==> flow/design.v <==
typedef enum logic [1:0] {
	S_IDLE,
	S_ENABLE_UART_RX,
	S_WAIT_UART_RX,
	S_M1_enable
} top_state_type;
typedef enum logic [4:0] {
	S_M1_IDLE,
	LEAD_IN_0,
	LEAD_IN_1,
	LEAD_IN_2,
	LEAD_IN_3,
	LEAD_IN_4,
	LEAD_IN_5,
	COMM_CASE_1_0,
	COMM_CASE_1_1,
	COMM_CASE_1_2,
	COMM_CASE_1_3,
	COMM_CASE_1_4,
	COMM_CASE_1_5,
	COMM_CASE_2_0,
	COMM_CASE_2_1,
	COMM_CASE_2_2,
	COMM_CASE_2_3,
	COMM_CASE_2_4,
	COMM_CASE_2_5,
	LEAD_OUT_0,
	LEAD_OUT_1,
	LEAD_OUT_2,
	LEAD_OUT_3,
	LEAD_OUT_4,
	LEAD_OUT_5
} M1_state_type;
typedef enum logic [1:0] {
	S_RXC_IDLE,
	S_RXC_SYNC,
	S_RXC_ASSEMBLE_DATA,
	S_RXC_STOP_BIT
} RX_Controller_state_type;
typedef enum logic [2:0] {
	S_US_IDLE,
	S_US_STRIP_FILE_HEADER_1,
	S_US_STRIP_FILE_HEADER_2,
	S_US_START_FIRST_BYTE_RECEIVE,
	S_US_WRITE_FIRST_BYTE,
	S_US_START_SECOND_BYTE_RECEIVE,
	S_US_WRITE_SECOND_BYTE
} UART_SRAM_state_type;
typedef enum logic [3:0] {
	S_VS_WAIT_NEW_PIXEL_ROW,
	S_VS_NEW_PIXEL_ROW_DELAY_1,
	S_VS_NEW_PIXEL_ROW_DELAY_2,
	S_VS_NEW_PIXEL_ROW_DELAY_3,
	S_VS_NEW_PIXEL_ROW_DELAY_4,
	S_VS_NEW_PIXEL_ROW_DELAY_5,
	S_VS_FETCH_PIXEL_DATA_0,
	S_VS_FETCH_PIXEL_DATA_1,
	S_VS_FETCH_PIXEL_DATA_2,
	S_VS_FETCH_PIXEL_DATA_3
} VGA_SRAM_state_type;
`timescale 1ns/100ps
`default_nettype none
module milestone1 (
		input logic clock,                    
		input logic Resetn,
		input logic Enable,
		output	logic [17:0] SRAM_address,
		output 	logic [15:0] SRAM_write_data,
		output	logic SRAM_we_n,
		input		logic [15:0] SRAM_read_data,
		output   logic M1_end
);
logic SRAM_ready;
M1_state_type state;
logic [17:0] U_address; 
logic [17:0] V_address;
logic [17:0] Y_address;
logic [17:0] RGB_address;
logic [63:0] U_values;  
logic [63:0] V_values; 
logic [31:0] Y_values;  
logic [63:0] temp_U;  
logic [63:0] temp_V;  
logic [31:0] temp_prime;  
logic [7:0] Uprime_values;  
logic [7:0] Vprime_values;  
logic [31:0] RGB_values;  
logic [7:0] redo, rede, greeno, greene, blueo, bluee;  
logic [31:0] red_calc, green_calc, blue_calc;  
logic [31:0] Uprime_odd;  
logic [31:0] Vprime_odd;  
logic FC_check;  
logic [7:0] some_counter;  
logic [7:0] pic_end;  
logic [31:0] mult_op1, mult_op2, mult_op3, mult_op4, mult_op5, mult_op6, Mult_result1, Mult_result2, Mult_result3;  
logic [63:0] Mult_result1_long, Mult_result2_long, Mult_result3_long;  
always_ff @(posedge clock or negedge Resetn) begin
	if (~Resetn) begin
		state <= S_M1_IDLE;
		SRAM_address <= 18'h00000;
		SRAM_write_data <= 16'h0000;
		SRAM_we_n <= 1'b1;
		U_address <= 18'd38400; 
		V_address <= 18'd57600;
		Y_address <= 18'h00000;
		RGB_address <= 18'd146944;
		U_values <= 64'b000000;
		V_values <= 64'b000000;
		Y_values <= 32'b00000;
		Uprime_values <= 16'b0000;
		Vprime_values <= 16'b0000;
		Uprime_odd <= 32'b00000;
		Vprime_odd <= 32'b00000;
		RGB_values <= 48'b000000;
		M1_end <= 1'b0;
		some_counter <= 8'b000;
		pic_end <= 8'b000;
		temp_U <= 64'b000000;
		temp_V <= 64'b000000;
		FC_check <= 1'b0;
		end 
		else begin
			case(state)
			S_M1_IDLE: begin
				if (Enable == 1 && pic_end != 240) begin
					U_values <= 64'b000000;
					V_values <= 64'b000000;
					Y_values <= 32'b00000;
					SRAM_we_n <= 1'b1;
					Uprime_values <= 16'b0000;
					Vprime_values <= 16'b0000;
					Uprime_odd <= 32'b00000;
					Vprime_odd <= 32'b00000;
					RGB_values <= 48'b000000;
					some_counter <= 8'h000;
					temp_U <= 64'b000000;
					temp_V <= 64'b000000;
					SRAM_we_n <= 1;
					SRAM_address <= U_address;  
					U_address <= U_address + 1'h1;  
					FC_check <= 1'b0;
					state <= LEAD_IN_0;		
				end
				else  if (pic_end >= 240) begin
					SRAM_we_n <= 1;
					M1_end <= 1'b1;	
				end
			end	
			LEAD_IN_0: begin  
				SRAM_address <= V_address;
				V_address <= V_address + 1'h1;			
				state <= LEAD_IN_1;
			end
			LEAD_IN_1: begin  
				SRAM_address <= Y_address;
				Y_address <= Y_address + 1'h1;		
				state <= LEAD_IN_2;
			end
			LEAD_IN_2: begin  
				SRAM_address <= U_address;
				U_address <= U_address + 1'h1;		
				U_values[63:48] <= SRAM_read_data;  
				state <= LEAD_IN_3;
			end
			LEAD_IN_3: begin  
				SRAM_address <= V_address;
				V_address <= V_address + 1'h1;
				V_values[63:48] <= SRAM_read_data;  
				state <= LEAD_IN_4;
			end
			LEAD_IN_4: begin
				Y_values[31:16] <= SRAM_read_data;  
				state <= LEAD_IN_5;
			end
			LEAD_IN_5:begin  
				U_values[47:32] <= SRAM_read_data;
				state <= COMM_CASE_1_0;			
			end
			COMM_CASE_1_0: begin
				if (FC_check == 0) begin 
					Uprime_values[7:0] <= U_values[63:56];
					Vprime_values[7:0] <= V_values[63:56];
					V_values[47:32] <= SRAM_read_data;
				end else begin
					Uprime_values[7:0] <= U_values[47:40];
					Vprime_values[7:0] <= V_values[47:40];
				end
				Uprime_odd[31:0] <= {{8{temp_prime[31]}},temp_prime[31:8]}; 
				SRAM_we_n <= 1;
				if (some_counter >= 'd156)
					SRAM_address <= U_address;
				else begin
					SRAM_address <= U_address;
					U_address <= U_address + 1'h1;
				end
				state <= COMM_CASE_1_1;
			end
			COMM_CASE_1_1: begin
				Vprime_odd[31:0] <= {{8{temp_prime[31]}},temp_prime[31:8]};
				if (FC_check == 1) begin
					temp_U[63:8] <= U_values[55:0];
					temp_V[63:8] <= V_values[55:0];
				end						
				if (some_counter >= 'd156)
					SRAM_address <= V_address;
				else begin
					SRAM_address <= V_address;
					V_address <= V_address + 1'h1;
				end
				state <= COMM_CASE_1_2;
			end
			COMM_CASE_1_2: begin
				if (FC_check == 1) begin
					U_values[63:0] <= temp_U[63:0];
					V_values[63:0] <= temp_V[63:0];
				end
				RGB_values[31:24] <= rede;  
				RGB_values[23:16] <= bluee;  
				if (some_counter >= 159)
					SRAM_address <= Y_address;
				else begin
					SRAM_address <= Y_address;	
					Y_address <= Y_address + 1'h1;
				end
				state <= COMM_CASE_1_3;				
			end
			COMM_CASE_1_3: begin				
				if (FC_check == 0)
					U_values[31:16] <= SRAM_read_data;
				else
					U_values[23:8] <= SRAM_read_data;
				SRAM_address <= RGB_address;
				RGB_address <= RGB_address + 1'h1;	
				SRAM_we_n <= 0;
				SRAM_write_data <= {{RGB_values[31:24]}, {greene[7:0]}};  
				state <= COMM_CASE_1_4;
			end
			COMM_CASE_1_4: begin
				if (FC_check == 0)
					V_values[31:16] <= SRAM_read_data;
				else
					V_values[23:8] <= SRAM_read_data;
				RGB_values[15:8] <= redo;  
				RGB_values[7:0] <= blueo;  
				SRAM_address <= RGB_address;
				RGB_address <= RGB_address + 1'h1;
				SRAM_write_data <= {{RGB_values[23:16]}, {redo[7:0]}};
				some_counter <= some_counter + 1;
				state <= COMM_CASE_1_5;	
			end
			COMM_CASE_1_5: begin
				Y_values[15:0] <= SRAM_read_data;
				SRAM_write_data <= {{greeno[7:0]}, {RGB_values[7:0]}};
				SRAM_address <= RGB_address;
				RGB_address <= RGB_address + 1'h1;
				if(some_counter == 159)  
					state <= LEAD_OUT_0;	
				else
					state <= COMM_CASE_2_0;
			end
			COMM_CASE_2_0: begin
				if (FC_check == 0) begin
					Uprime_values[7:0] <= U_values[55:48];
					Vprime_values[7:0] <= V_values[55:48];
				end else begin
					Uprime_values[7:0] <= U_values[47:40];
					Vprime_values[7:0] <= V_values[47:40];
				end
				Uprime_odd[31:0] <= {{8{temp_prime[31]}},temp_prime[31:8]};
				SRAM_we_n <= 1;
				SRAM_address <= Y_address;
				Y_address <= Y_address + 1'h1;
				state <= COMM_CASE_2_1;
			end
			COMM_CASE_2_1: begin
				Vprime_odd[31:0] <= {{8{temp_prime[31]}},temp_prime[31:8]}; 
				state <= COMM_CASE_2_2;
			end
			COMM_CASE_2_2: begin
				if (FC_check == 1) begin
					temp_U[63:8] <= U_values[55:0];
					temp_V[63:8] <= V_values[55:0];
				end	
				RGB_values[31:24] <= rede;  
				RGB_values[23:16] <= bluee;  
				state <= COMM_CASE_2_3;
			end
			COMM_CASE_2_3: begin
				if (FC_check == 1) begin
					U_values[63:0] <= temp_U[63:0];
					V_values[63:0] <= temp_V[63:0];
				end	
				Y_values[31:16] <= SRAM_read_data;
				SRAM_address <= RGB_address;
				SRAM_we_n <= 0;
				SRAM_write_data <= {{RGB_values[31:24]}, {greene[7:0]}};  
				RGB_address <= RGB_address + 1'h1;	
				state <= COMM_CASE_2_4;
			end
			COMM_CASE_2_4: begin
				RGB_values[15:8] <= redo;  
				RGB_values[7:0] <= blueo;  
				some_counter <= some_counter + 1;
				SRAM_address <= RGB_address;
				RGB_address <= RGB_address + 1'h1;	
				SRAM_write_data <= {{RGB_values[23:16]}, {redo[7:0]}};
				FC_check <= 1;
				state <= COMM_CASE_2_5;
			end
			COMM_CASE_2_5: begin
				SRAM_address <= RGB_address;
				RGB_address <= RGB_address + 1'h1;	
				SRAM_write_data <= {{greeno[7:0]}, {RGB_values[7:0]}};
				if(some_counter == 159) begin
					state <= LEAD_OUT_0;	
				end
				else
					state <= COMM_CASE_1_0;
			end
			LEAD_OUT_0: begin
				SRAM_we_n <= 1;
				Uprime_values[7:0] <= U_values[47:40];
				Vprime_values[7:0] <= V_values[47:40];		
				Uprime_odd[31:0] <= {{8{temp_prime[31]}},temp_prime[31:8]};
				state <= LEAD_OUT_1;
			end
			LEAD_OUT_1: begin
				Vprime_odd[31:0] <= {{8{temp_prime[31]}},temp_prime[31:8]};
				state <= LEAD_OUT_2;
			end
			LEAD_OUT_2: begin
				RGB_values[31:24] <= rede;  
				RGB_values[23:16] <= bluee;  
				state <= LEAD_OUT_3;
			end
			LEAD_OUT_3: begin
				SRAM_address <= RGB_address;
				SRAM_write_data <= {{RGB_values[31:24]}, {greene[7:0]}};  
				SRAM_we_n <= 0;
				RGB_address <= RGB_address + 1;
				state <= LEAD_OUT_4;
			end
			LEAD_OUT_4: begin
				RGB_values[15:8] <= redo;  
				RGB_values[7:0] <= blueo;  
				FC_check <= 0;
				SRAM_address <= RGB_address;
				SRAM_write_data <= {{RGB_values[23:16]}, {redo[7:0]}};	
				RGB_address <= RGB_address + 1;
				state <= LEAD_OUT_5;
			end
			LEAD_OUT_5: begin
				SRAM_address <= RGB_address;
				SRAM_write_data <= {{greeno[7:0]}, {RGB_values[7:0]}};
				RGB_address <= RGB_address + 1'h1;
				pic_end <= pic_end + 1;
				state <= S_M1_IDLE;
			end
			default: state <= S_M1_IDLE;
			endcase			
end
end
always_comb begin
	mult_op1 = 0;
	mult_op2 = 0;
	mult_op3 = 0;
	mult_op4 = 0;
	mult_op5 = 0;
	mult_op6 = 0;
	case(state)
	COMM_CASE_1_0: begin
	if (FC_check == 0) begin
		mult_op1 = 32'd21;
		mult_op2 = U_values[63:56] + U_values[39:32];
		mult_op3 = -32'd52; 
		mult_op4 = U_values[63:56] + U_values[47:40];
		mult_op5 = 32'd159;
		mult_op6 = U_values[63:56] + U_values[55:48];
	end
	else if (some_counter == 158) begin
		mult_op1 = 32'd21;
		mult_op2 = U_values[63:56] + U_values[39:32];
		mult_op3 = -32'd52; 
		mult_op4 = U_values[55:48] + U_values[39:32];
		mult_op5 = 32'd159;
		mult_op6 = U_values[47:40] + U_values[39:32];
	end
	else begin
		mult_op1 = 32'd21;
		mult_op2 = U_values[63:56] + U_values[23:16];
		mult_op3 = -32'd52; 
		mult_op4 = U_values[55:48] + U_values[31:24];
		mult_op5 = 32'd159;
		mult_op6 = U_values[47:40] + U_values[39:32];
	end
	end
	COMM_CASE_1_1: begin
	if (FC_check == 0) begin
		mult_op1 = 32'd21;
		mult_op2 = V_values[63:56] + V_values[39:32];
		mult_op3 = -32'd52; 
		mult_op4 = V_values[63:56] + V_values[47:40];
		mult_op5 = 32'd159;
		mult_op6 = V_values[63:56] + V_values[55:48];
	end 
	else if (some_counter == 158) begin
		mult_op1 = 32'd21;
		mult_op2 = V_values[63:56] + V_values[39:32];
		mult_op3 = -32'd52; 
		mult_op4 = V_values[55:48] + V_values[39:32];
		mult_op5 = 32'd159;
		mult_op6 = V_values[47:40] + V_values[39:32];
	end
	else begin	
		mult_op1 = 32'd21;
		mult_op2 = V_values[63:56] + V_values[23:16];
		mult_op3 = -32'd52; 
		mult_op4 = V_values[55:48] + V_values[31:24];
		mult_op5 = 32'd159;
		mult_op6 = V_values[47:40] + V_values[39:32];
	end
	end
	COMM_CASE_1_2: begin
		mult_op1 = Y_values[31:24] + (-32'd16);
		mult_op2 = 32'd76284;
		mult_op3 = Vprime_values[7:0] + (-32'd128);
		mult_op4 = 32'd104595;
		mult_op5 = Uprime_values[7:0] + (-32'd128);
		mult_op6 = 32'd132251;
	end
	COMM_CASE_1_3: begin
		mult_op1 = Y_values[31:24] + (-32'd16);
		mult_op2 = 32'd76284;
		mult_op3 = Vprime_values[7:0] + (-32'd128);
		mult_op4 = -32'd53281;
		mult_op5 = Uprime_values[7:0] + (-32'd128);
		mult_op6 = -32'd25624;
	end
	COMM_CASE_1_4: begin
		mult_op1 = Y_values[23:16] + (-32'd16);
		mult_op2 = 32'd76284;
		mult_op3 = Vprime_odd[31:0] + (-32'd128);
		mult_op4 = 32'd104595;
		mult_op5 = Uprime_odd[31:0] + (-32'd128);
		mult_op6 = 32'd132251;
	end
	COMM_CASE_1_5: begin
		mult_op1 = Y_values[23:16] + (-32'd16);
		mult_op2 = 32'd76284;
		mult_op3 = Vprime_odd[31:0] + (-32'd128);
		mult_op4 = -32'd53281;
		mult_op5 = Uprime_odd[31:0] + (-32'd128);
		mult_op6 = -32'd25624;
	end
	COMM_CASE_2_0: begin
	if (FC_check == 0) begin
		mult_op1 = 32'd21;
		mult_op2 = U_values[63:56] + U_values[31:24];
		mult_op3 = -32'd52; 
		mult_op4 = U_values[63:56] + U_values[39:32];
		mult_op5 = 32'd159;
		mult_op6 = U_values[55:48] + U_values[47:40];
	end 
	else if (some_counter == 157) begin
		mult_op1 = 32'd21;
		mult_op2 = U_values[63:56] + U_values[31:24];
		mult_op3 = -32'd52; 
		mult_op4 = U_values[55:48] + U_values[31:24];
		mult_op5 = 32'd159;
		mult_op6 = U_values[47:40] + U_values[39:32];
	end else begin	
		mult_op1 = 32'd21;
		mult_op2 = U_values[63:56] + U_values[23:16];
		mult_op3 = -32'd52; 
		mult_op4 = U_values[55:48] + U_values[31:24];
		mult_op5 = 32'd159;
		mult_op6 = U_values[47:40] + U_values[39:32];
	end
	end
	COMM_CASE_2_1: begin
	if (FC_check == 0) begin
		mult_op1 = 32'd21;
		mult_op2 = V_values[63:56] + V_values[31:24];
		mult_op3 = -32'd52; 
		mult_op4 = V_values[63:56] + V_values[39:32];
		mult_op5 = 32'd159;
		mult_op6 = V_values[55:48] + V_values[47:40];
	end else if (some_counter == 157) begin
		mult_op1 = 32'd21;
		mult_op2 = V_values[63:56] + V_values[31:24];
		mult_op3 = -32'd52; 
		mult_op4 = V_values[55:48] + V_values[31:24];
		mult_op5 = 32'd159;
		mult_op6 = V_values[47:40] + V_values[39:32];
	end else begin	
		mult_op1 = 32'd21;
		mult_op2 = V_values[63:56] + V_values[23:16];
		mult_op3 = -32'd52; 
		mult_op4 = V_values[55:48] + V_values[31:24];
		mult_op5 = 32'd159;
		mult_op6 = V_values[47:40] + V_values[39:32];
	end
	end
	COMM_CASE_2_2: begin
		mult_op1 = Y_values[15:8] + (-32'd16);
		mult_op2 = 32'd76284;
		mult_op3 = Vprime_values[7:0] + (-32'd128);
		mult_op4 = 32'd104595;
		mult_op5 = Uprime_values[7:0] + (-32'd128);
		mult_op6 = 32'd132251;
	end
	COMM_CASE_2_3: begin
		mult_op1 = Y_values[15:8] + (-32'd16);
		mult_op2 = 32'd76284;
		mult_op3 = Vprime_values[7:0] + (-32'd128);
		mult_op4 = -32'd53281;
		mult_op5 = Uprime_values[7:0] + (-32'd128);
		mult_op6 = -32'd25624;
	end
	COMM_CASE_2_4: begin
		mult_op1 = Y_values[7:0] + (-32'd16);
		mult_op2 = 32'd76284;
		mult_op3 = Vprime_odd[31:0] + (-32'd128);
		mult_op4 = 32'd104595;
		mult_op5 = Uprime_odd[31:0] + (-32'd128);
		mult_op6 = 32'd132251;
	end
	COMM_CASE_2_5: begin
		mult_op1 = Y_values[7:0] + (-32'd16);
		mult_op2 = 32'd76284;
		mult_op3 = Vprime_odd[31:0] + (-32'd128);
		mult_op4 = -32'd53281;
		mult_op5 = Uprime_odd[31:0] + (-32'd128);
		mult_op6 = -32'd25624;
	end
	LEAD_OUT_0: begin
		mult_op1 = 32'd21;
		mult_op2 = U_values[63:56] + U_values[47:40];
		mult_op3 = -32'd52; 
		mult_op4 = U_values[55:48] + U_values[47:40];
		mult_op5 = 32'd159;
		mult_op6 = U_values[47:40] + U_values[47:40];
	end
	LEAD_OUT_1: begin
		mult_op1 = 32'd21;
		mult_op2 = V_values[63:56] + V_values[47:40];
		mult_op3 = -32'd52; 
		mult_op4 = V_values[55:48] + V_values[47:40];
		mult_op5 = 32'd159;
		mult_op6 = V_values[47:40] + V_values[47:40];
	end
	LEAD_OUT_2: begin
		mult_op1 = Y_values[15:8] + (-32'd16);
		mult_op2 = 32'd76284;
		mult_op3 = Vprime_values[7:0] + (-32'd128);
		mult_op4 = 32'd104595;
		mult_op5 = Uprime_values[7:0] + (-32'd128);
		mult_op6 = 32'd132251;
	end
	LEAD_OUT_3: begin
		mult_op1 = Y_values[15:8] + (-32'd16);
		mult_op2 = 32'd76284;
		mult_op3 = Vprime_values[7:0] + (-32'd128);
		mult_op4 = -32'd53281;
		mult_op5 = Uprime_values[7:0] + (-32'd128);
		mult_op6 = -32'd25624;
	end
	LEAD_OUT_4: begin
		mult_op1 = Y_values[7:0] + (-32'd16);
		mult_op2 = 32'd76284;
		mult_op3 = Vprime_odd[31:0] + (-32'd128);
		mult_op4 = 32'd104595;
		mult_op5 = Uprime_odd[31:0] + (-32'd128);
		mult_op6 = 32'd132251;
	end
	LEAD_OUT_5: begin
		mult_op1 = Y_values[7:0] + (-32'd16);
		mult_op2 = 32'd76284;
		mult_op3 = Vprime_odd[31:0] + (-32'd128);
		mult_op4 = -32'd53281;
		mult_op5 = Uprime_odd[31:0] + (-32'd128);
		mult_op6 = -32'd25624;
	end
	endcase
end
assign Mult_result1_long = mult_op1* mult_op2;
assign Mult_result2_long = mult_op3* mult_op4;
assign Mult_result3_long = mult_op5* mult_op6;
assign Mult_result1 = Mult_result1_long[31:0];
assign Mult_result2 = Mult_result2_long[31:0];
assign Mult_result3 = Mult_result3_long[31:0];
assign temp_prime[31:0] = Mult_result1 + Mult_result2 + Mult_result3 + 32'd128;
always_comb begin
	red_calc = Mult_result1 + Mult_result2;
	green_calc = Mult_result1 + Mult_result2 + Mult_result3;
	blue_calc = Mult_result1 + Mult_result3;
	if(red_calc[31] == 1) begin
		redo = 8'd0;
		rede = 8'd0;
	end else 
	if(red_calc[30:24] > 0) begin
			redo = 8'd255;
			rede = 8'd255;
	end else begin
		redo = red_calc[23:16];
		rede = red_calc[23:16];
	end
	if(green_calc[31] == 1) begin
		greeno = 8'd0;
		greene = 8'd0;
	end else 
	if(green_calc[30:24] > 0) begin
			greeno = 8'd255;
			greene = 8'd255;
	end else begin
		greeno = green_calc[23:16];
		greene = green_calc[23:16];
	end
	if(blue_calc[31] == 1) begin
		blueo = 8'd0;
		bluee = 8'd0;
	end else 
	if(blue_calc[30:24] > 0) begin
			blueo = 8'd255;
			bluee = 8'd255;
	end else begin
		blueo = blue_calc[23:16];
		bluee = blue_calc[23:16];
	end
end
endmodule
# Tool chain data of milestone1
# What the tools print for milestone1, step after step.
# Line numbers count from 1 in the design file above.
# Operators carry their Yosys type and port widths (W data, S select, Z words).
# Cell names lack the library's common part.
# A cell with n/a has no value.
# setup
top,milestone1
clock_port,clock
cell_library,sky130hd
lib_corner,tt_025C_1v80

# Word-level counts
# Source: Yosys, flattened and elaborated, memories not mapped. Widths are those after wreduce. Registers that Yosys merges into a memory's read port (data or address) are not register bits. Print and check cells do not count.
# bits
register_bits,498
latchBits,0
ramBits,0
rom_bits,0
clocked_rd_ports_x_width,0
memories,0
in_bits,19
out_inout_bits,36
wordCells,301
# classes
n_addsub,39
multipliers,3
div_mod_pow,0
cmp,6
n_eq,40
shifts,0
muxes,98
n_logic,1
reduce_logical,81
# ops
cell,n
$mul A32 B32 Y32,3
$pmux W32 S8,2
$pmux W16 S3,5
$pmux W56 S2,2
$add A8 B32 Y32 const B,6
$pmux W32 S3,2
$add A8 B8 Y9,20
$mux W8,21
$mux W56,3
$mux W9,18
$pmux W32 S5,1
$pmux W8 S3,6
$pmux W32 S2,2
$pmux W5 S24,1
$pmux W17 S7,1
$pmux W18 S2,3
$add A32 B32 Y32,3
$mux W16,6
$add A18 B1 Y18 const B,5
$pmux W18 S5,1
$mux W18,5
$pmux W8 S2,5
$add A32 B32 Y32 const B,2
$pmux W16 S2,2
$pmux W8 S4,2
$pmux W18 S3,1
$eq A5 B5 Y1 const B,9
$eq A5 B4 Y1 const B,8
# Not listed: further kinds 33, cells in them 123.

# Longest topological paths
# Longest topological path by Yosys (ltp), each cell counted once; first at word level (registers and memories cut), then after technology mapping (sequential cells cut; the memories' decode and read muxes count).
# depth
ltp_word,11
ABC_AREA,0
depth_mapped,69
ltp_nobuf,67

# After synthesis
# Source: synth_stat.txt of the flow (Yosys; design flattened, memories mapped). It holds for the ABC_AREA given above (unset counts as 0); a run with the other value may have another netlist.
# mapped
stdcells,7261
synth_area_um2,65836.9
seqArea_um2,11981.5
flip_flops,478
buffers,301
# types
cell_type,n,area_total_um2
fa_1,941,1.88E+04
dfrtp_1,462,1.16E+04
ha_1,582,7.28E+03
inv_1,1239,4650.71
nand2_1,856,3.21E+03
xnor2_1,272,2.38E+03
nor2_1,492,1.85E+03
a21oi_1,333,1.67E+03
o21ai_0,323,1616.55
xor2_1,122,1.07E+03
a22oi_1,127,953.414
clkbuf_1,240,900.864
a22o_1,90,788.256
a21o_1,86,645.619
dfstp_2,16,420.403
nand3_1,79,395.379
o21bai_1,51,382.867
a222oi_1,38,380.365
# Other cell types: 92; their cells: 912.

# Worst setup path after synthesis
# Path of least setup slack by OpenSTA after synthesis, without wires, with an ideal clock, recovery checks aside; 20% of the period is set as input and as output delay. Where synthesis merged equal registers, the netlist keeps one of their names.
# synth_timing
kind,flip-flop to flip-flop
startpoint,register state
endpoint,register SRAM_write_data[13]
clock_period_ns,20.0
setup_ns,0.129
launch_ns,0.000
arrival_time_ns,15.467
required_ns,19.871
slack_ns,4.404
path_delay_ns,15.596
stages,64
path_buffers,7
synth_period_reached_ns,15.596
# "path_delay_ns" is the arrival time less input delay plus setup time.
# "stages" counts driving pins, that of a launching flip-flop among them; a cell with two outputs on the path counts twice.
# "synth_period_reached_ns" = period - worst setup slack (recovery checks aside). The figure is calculated, with input and output delays left at 20% of the set period.
# Where an end lacks its bit number, it is one bit of the signal, or one of the new flip-flops if synthesis recoded a state register.
# The rows between start and end are the longest chain of elaborated cells between them; the timing report does not say that the signal goes this way. Where chains are equally long, one stands for them.
# A line is the first line of the expression or statement that the cell stems from. Yosys adds cells for indexed reads and writes and turns some case tables into memories.
# At most two assigning lines are given for a register; there are more.
# synth_via
path_cell_list,dfrtp_1 > nor4_4 > nand2_2 > buf_2 > buf_1 > clkbuf_1 > o21ai_0 > o31ai_1 > and3_1 > ha_1 > nand2b_1 > clkbuf_1 > inv_1 > fa_1 > inv_1 > fa_1 > inv_1 > ha_1 > [28 not listed] > a21oi_1 > o21ai_1 > o31ai_1 > xnor2_1 > ha_1 > clkbuf_1 > a21o_1 > a21o_1 > a21oi_1 > a21boi_2 > a21oi_1 > xnor2_2 > or4b_1 > or4b_1 > clkbuf_1 > buf_2 > o211ai_1 > a31oi_1
elab_chain_cells,10
cells_between,47
cone_classes,2 x add/sub; 3 x mul; 1 x compare; 18 x eq/ne; 9 x mux; 14 x reduce/logical
# synth_rtl
item,line_no,rtl
"start, declared",74,M1_state_type state;
"start, assigned",99,state <= S_M1_IDLE;
"start, assigned",142,state <= LEAD_IN_0;
$eq A5 B5 Y1,370,case(state)
$reduce_or A4 Y1,n/a,
$pmux W32 S5,370,
$mul A32 B32 Y32,586,assign Mult_result1_long = mult_op1* mult_op2;
$add A32 B32 Y32 x2,595,green_calc = Mult_result1 + Mult_result2 + Mult_result3;
$gt A7 B1 Y1,612,if(green_calc[30:24] > 0) begin
$mux W8,612,
$mux W8,608,if(green_calc[31] == 1) begin
$pmux W16 S3,123,case(state)
"end, assigned",235,"SRAM_write_data <= {{RGB_values[31:24]}, {greene[7:0]}};"
"end, assigned",247,"SRAM_write_data <= {{RGB_values[23:16]}, {redo[7:0]}};"
"end, declared",68,"output logic [15:0] SRAM_write_data,"

# Path in the finished layout
# From the final timing report of flow run A: the path of least setup slack in the routed layout; clock arrival at registers is part of the times.
# layout_timing
kind,flip-flop to flip-flop
startpoint,register state
endpoint,register SRAM_write_data[0]
clock_period_ns,18.3
setup_ns,0.12
launch_ns,0.64
arrival_time_ns,18.00
required_ns,18.82
slack_ns,0.82
stages,55
path_buffers,0
# Where an end lacks its bit number, it is one bit of the signal, or one of the new flip-flops if synthesis recoded a state register.
# At most two assigning lines are given for a register; there are more.
# layout_via
path_cell_list,dfrtp_1 > or4_1 > a222oi_1 > o21ai_0 > o31ai_1 > and3_1 > ha_1 > and2_1 > inv_1 > fa_1 > fa_1 > inv_1 > ha_1 > fa_1 > fa_1 > inv_1 > fa_1 > inv_1 > [19 not listed] > fa_1 > inv_1 > ha_1 > a211oi_1 > o21ai_0 > o21ai_0 > xnor2_1 > ha_1 > and2_1 > nand2_1 > o31ai_2 > a21boi_2 > a21oi_1 > xnor2_2 > or4b_1 > or4b_1 > o211ai_1 > a31oi_1
# layout_rtl
item,line_no,rtl
"start, declared",74,M1_state_type state;
"start, assigned",99,state <= S_M1_IDLE;
"start, assigned",142,state <= LEAD_IN_0;
"end, assigned",235,"SRAM_write_data <= {{RGB_values[31:24]}, {greene[7:0]}};"
"end, assigned",247,"SRAM_write_data <= {{RGB_values[23:16]}, {redo[7:0]}};"
"end, declared",68,"output logic [15:0] SRAM_write_data,"
# No chain of elaborated cells between the ends is given.

## Implementation results

Settings and measured results of 2 stored flow runs for module milestone1 (sky130hd), not sorted in any way. The constraints put input and output delay at 20% of the set period each and load the outputs with 0.01 pF.
"achievedPeriod_ns": clock period set for the run, less the worst setup slack. It is reckoned from that one timing run; input and output delays stay at 20% of the period that was set.
"design_power_w" rests on the timing tool's default activity at the inputs, not on a simulated workload.

Flow run A, flow files:
==> flow/run.sh <==
#!/bin/bash
# the make line also repeats the synthesis and layout settings of config.mk as NAME=value (left out here)
make -C /OpenROAD-flow-scripts/flow DESIGN_CONFIG=/design/flow/config.mk WORK_HOME=/design/flow/orfs CLKGATE_MAP_FILE= finish
==> flow/config.mk <==
export PLATFORM = sky130hd
export DESIGN_NAME = milestone1
export DESIGN_NICKNAME = milestone1
export VERILOG_FILES = /design/flow/design.v
export SDC_FILE = /design/flow/constraint.sdc
export NUM_CORES = 4
export LEC_CHECK = 0
export CAP_MARGIN = 20
export CORE_MARGIN = 2
export CORE_UTILIZATION = 40
export SLEW_MARGIN = 20
==> flow/constraint.sdc <==
create_clock -name core_clock -period 18.3 [get_ports {clock}]
set_input_delay 3.6600 -clock core_clock [delete_from_list [all_inputs] [get_ports {clock}]]
set_output_delay 3.6600 -clock core_clock [all_outputs]
set_load 0.01 [all_outputs]

==> results of flow run A, as CSV <==
result,value
yosys.chip_area_um2,65836.9
tns_setup_ns,0.000
design_die_area_um2,167854.0
post_route_stdcell_area_um2,70868.0
fin_ws_ns,0.817
holdWs_ns,0.372
fin_util_pct,43.4
achievedPeriod_ns,17.483
design_power_w,0.002241

Flow run B, flow files:
==> flow/run.sh <==
#!/bin/bash
# the make line also repeats the synthesis and layout settings of config.mk as NAME=value (left out here)
make -C /OpenROAD-flow-scripts/flow DESIGN_CONFIG=/design/flow/config.mk WORK_HOME=/design/flow/orfs CLKGATE_MAP_FILE= finish
==> flow/config.mk <==
export PLATFORM = sky130hd
export DESIGN_NAME = milestone1
export DESIGN_NICKNAME = milestone1
export VERILOG_FILES = /design/flow/design.v
export SDC_FILE = /design/flow/constraint.sdc
export NUM_CORES = 4
export LEC_CHECK = 0
export CAP_MARGIN = 20
export CORE_MARGIN = 2
export CORE_UTILIZATION = 40
export SLEW_MARGIN = 20
==> flow/constraint.sdc <==
create_clock -name core_clock -period 20.0 [get_ports {clock}]
set_input_delay 4.0000 -clock core_clock [delete_from_list [all_inputs] [get_ports {clock}]]
set_output_delay 4.0000 -clock core_clock [all_outputs]
set_load 0.01 [all_outputs]

==> results of flow run B, as CSV <==
result,value
yosys.chip_area_um2,65836.9
tns_setup_ns,0.000
design_die_area_um2,167854.0
post_route_stdcell_area_um2,70888.0
fin_ws_ns,1.989
holdWs_ns,0.375
fin_util_pct,43.5
achievedPeriod_ns,18.011
design_power_w,0.002091
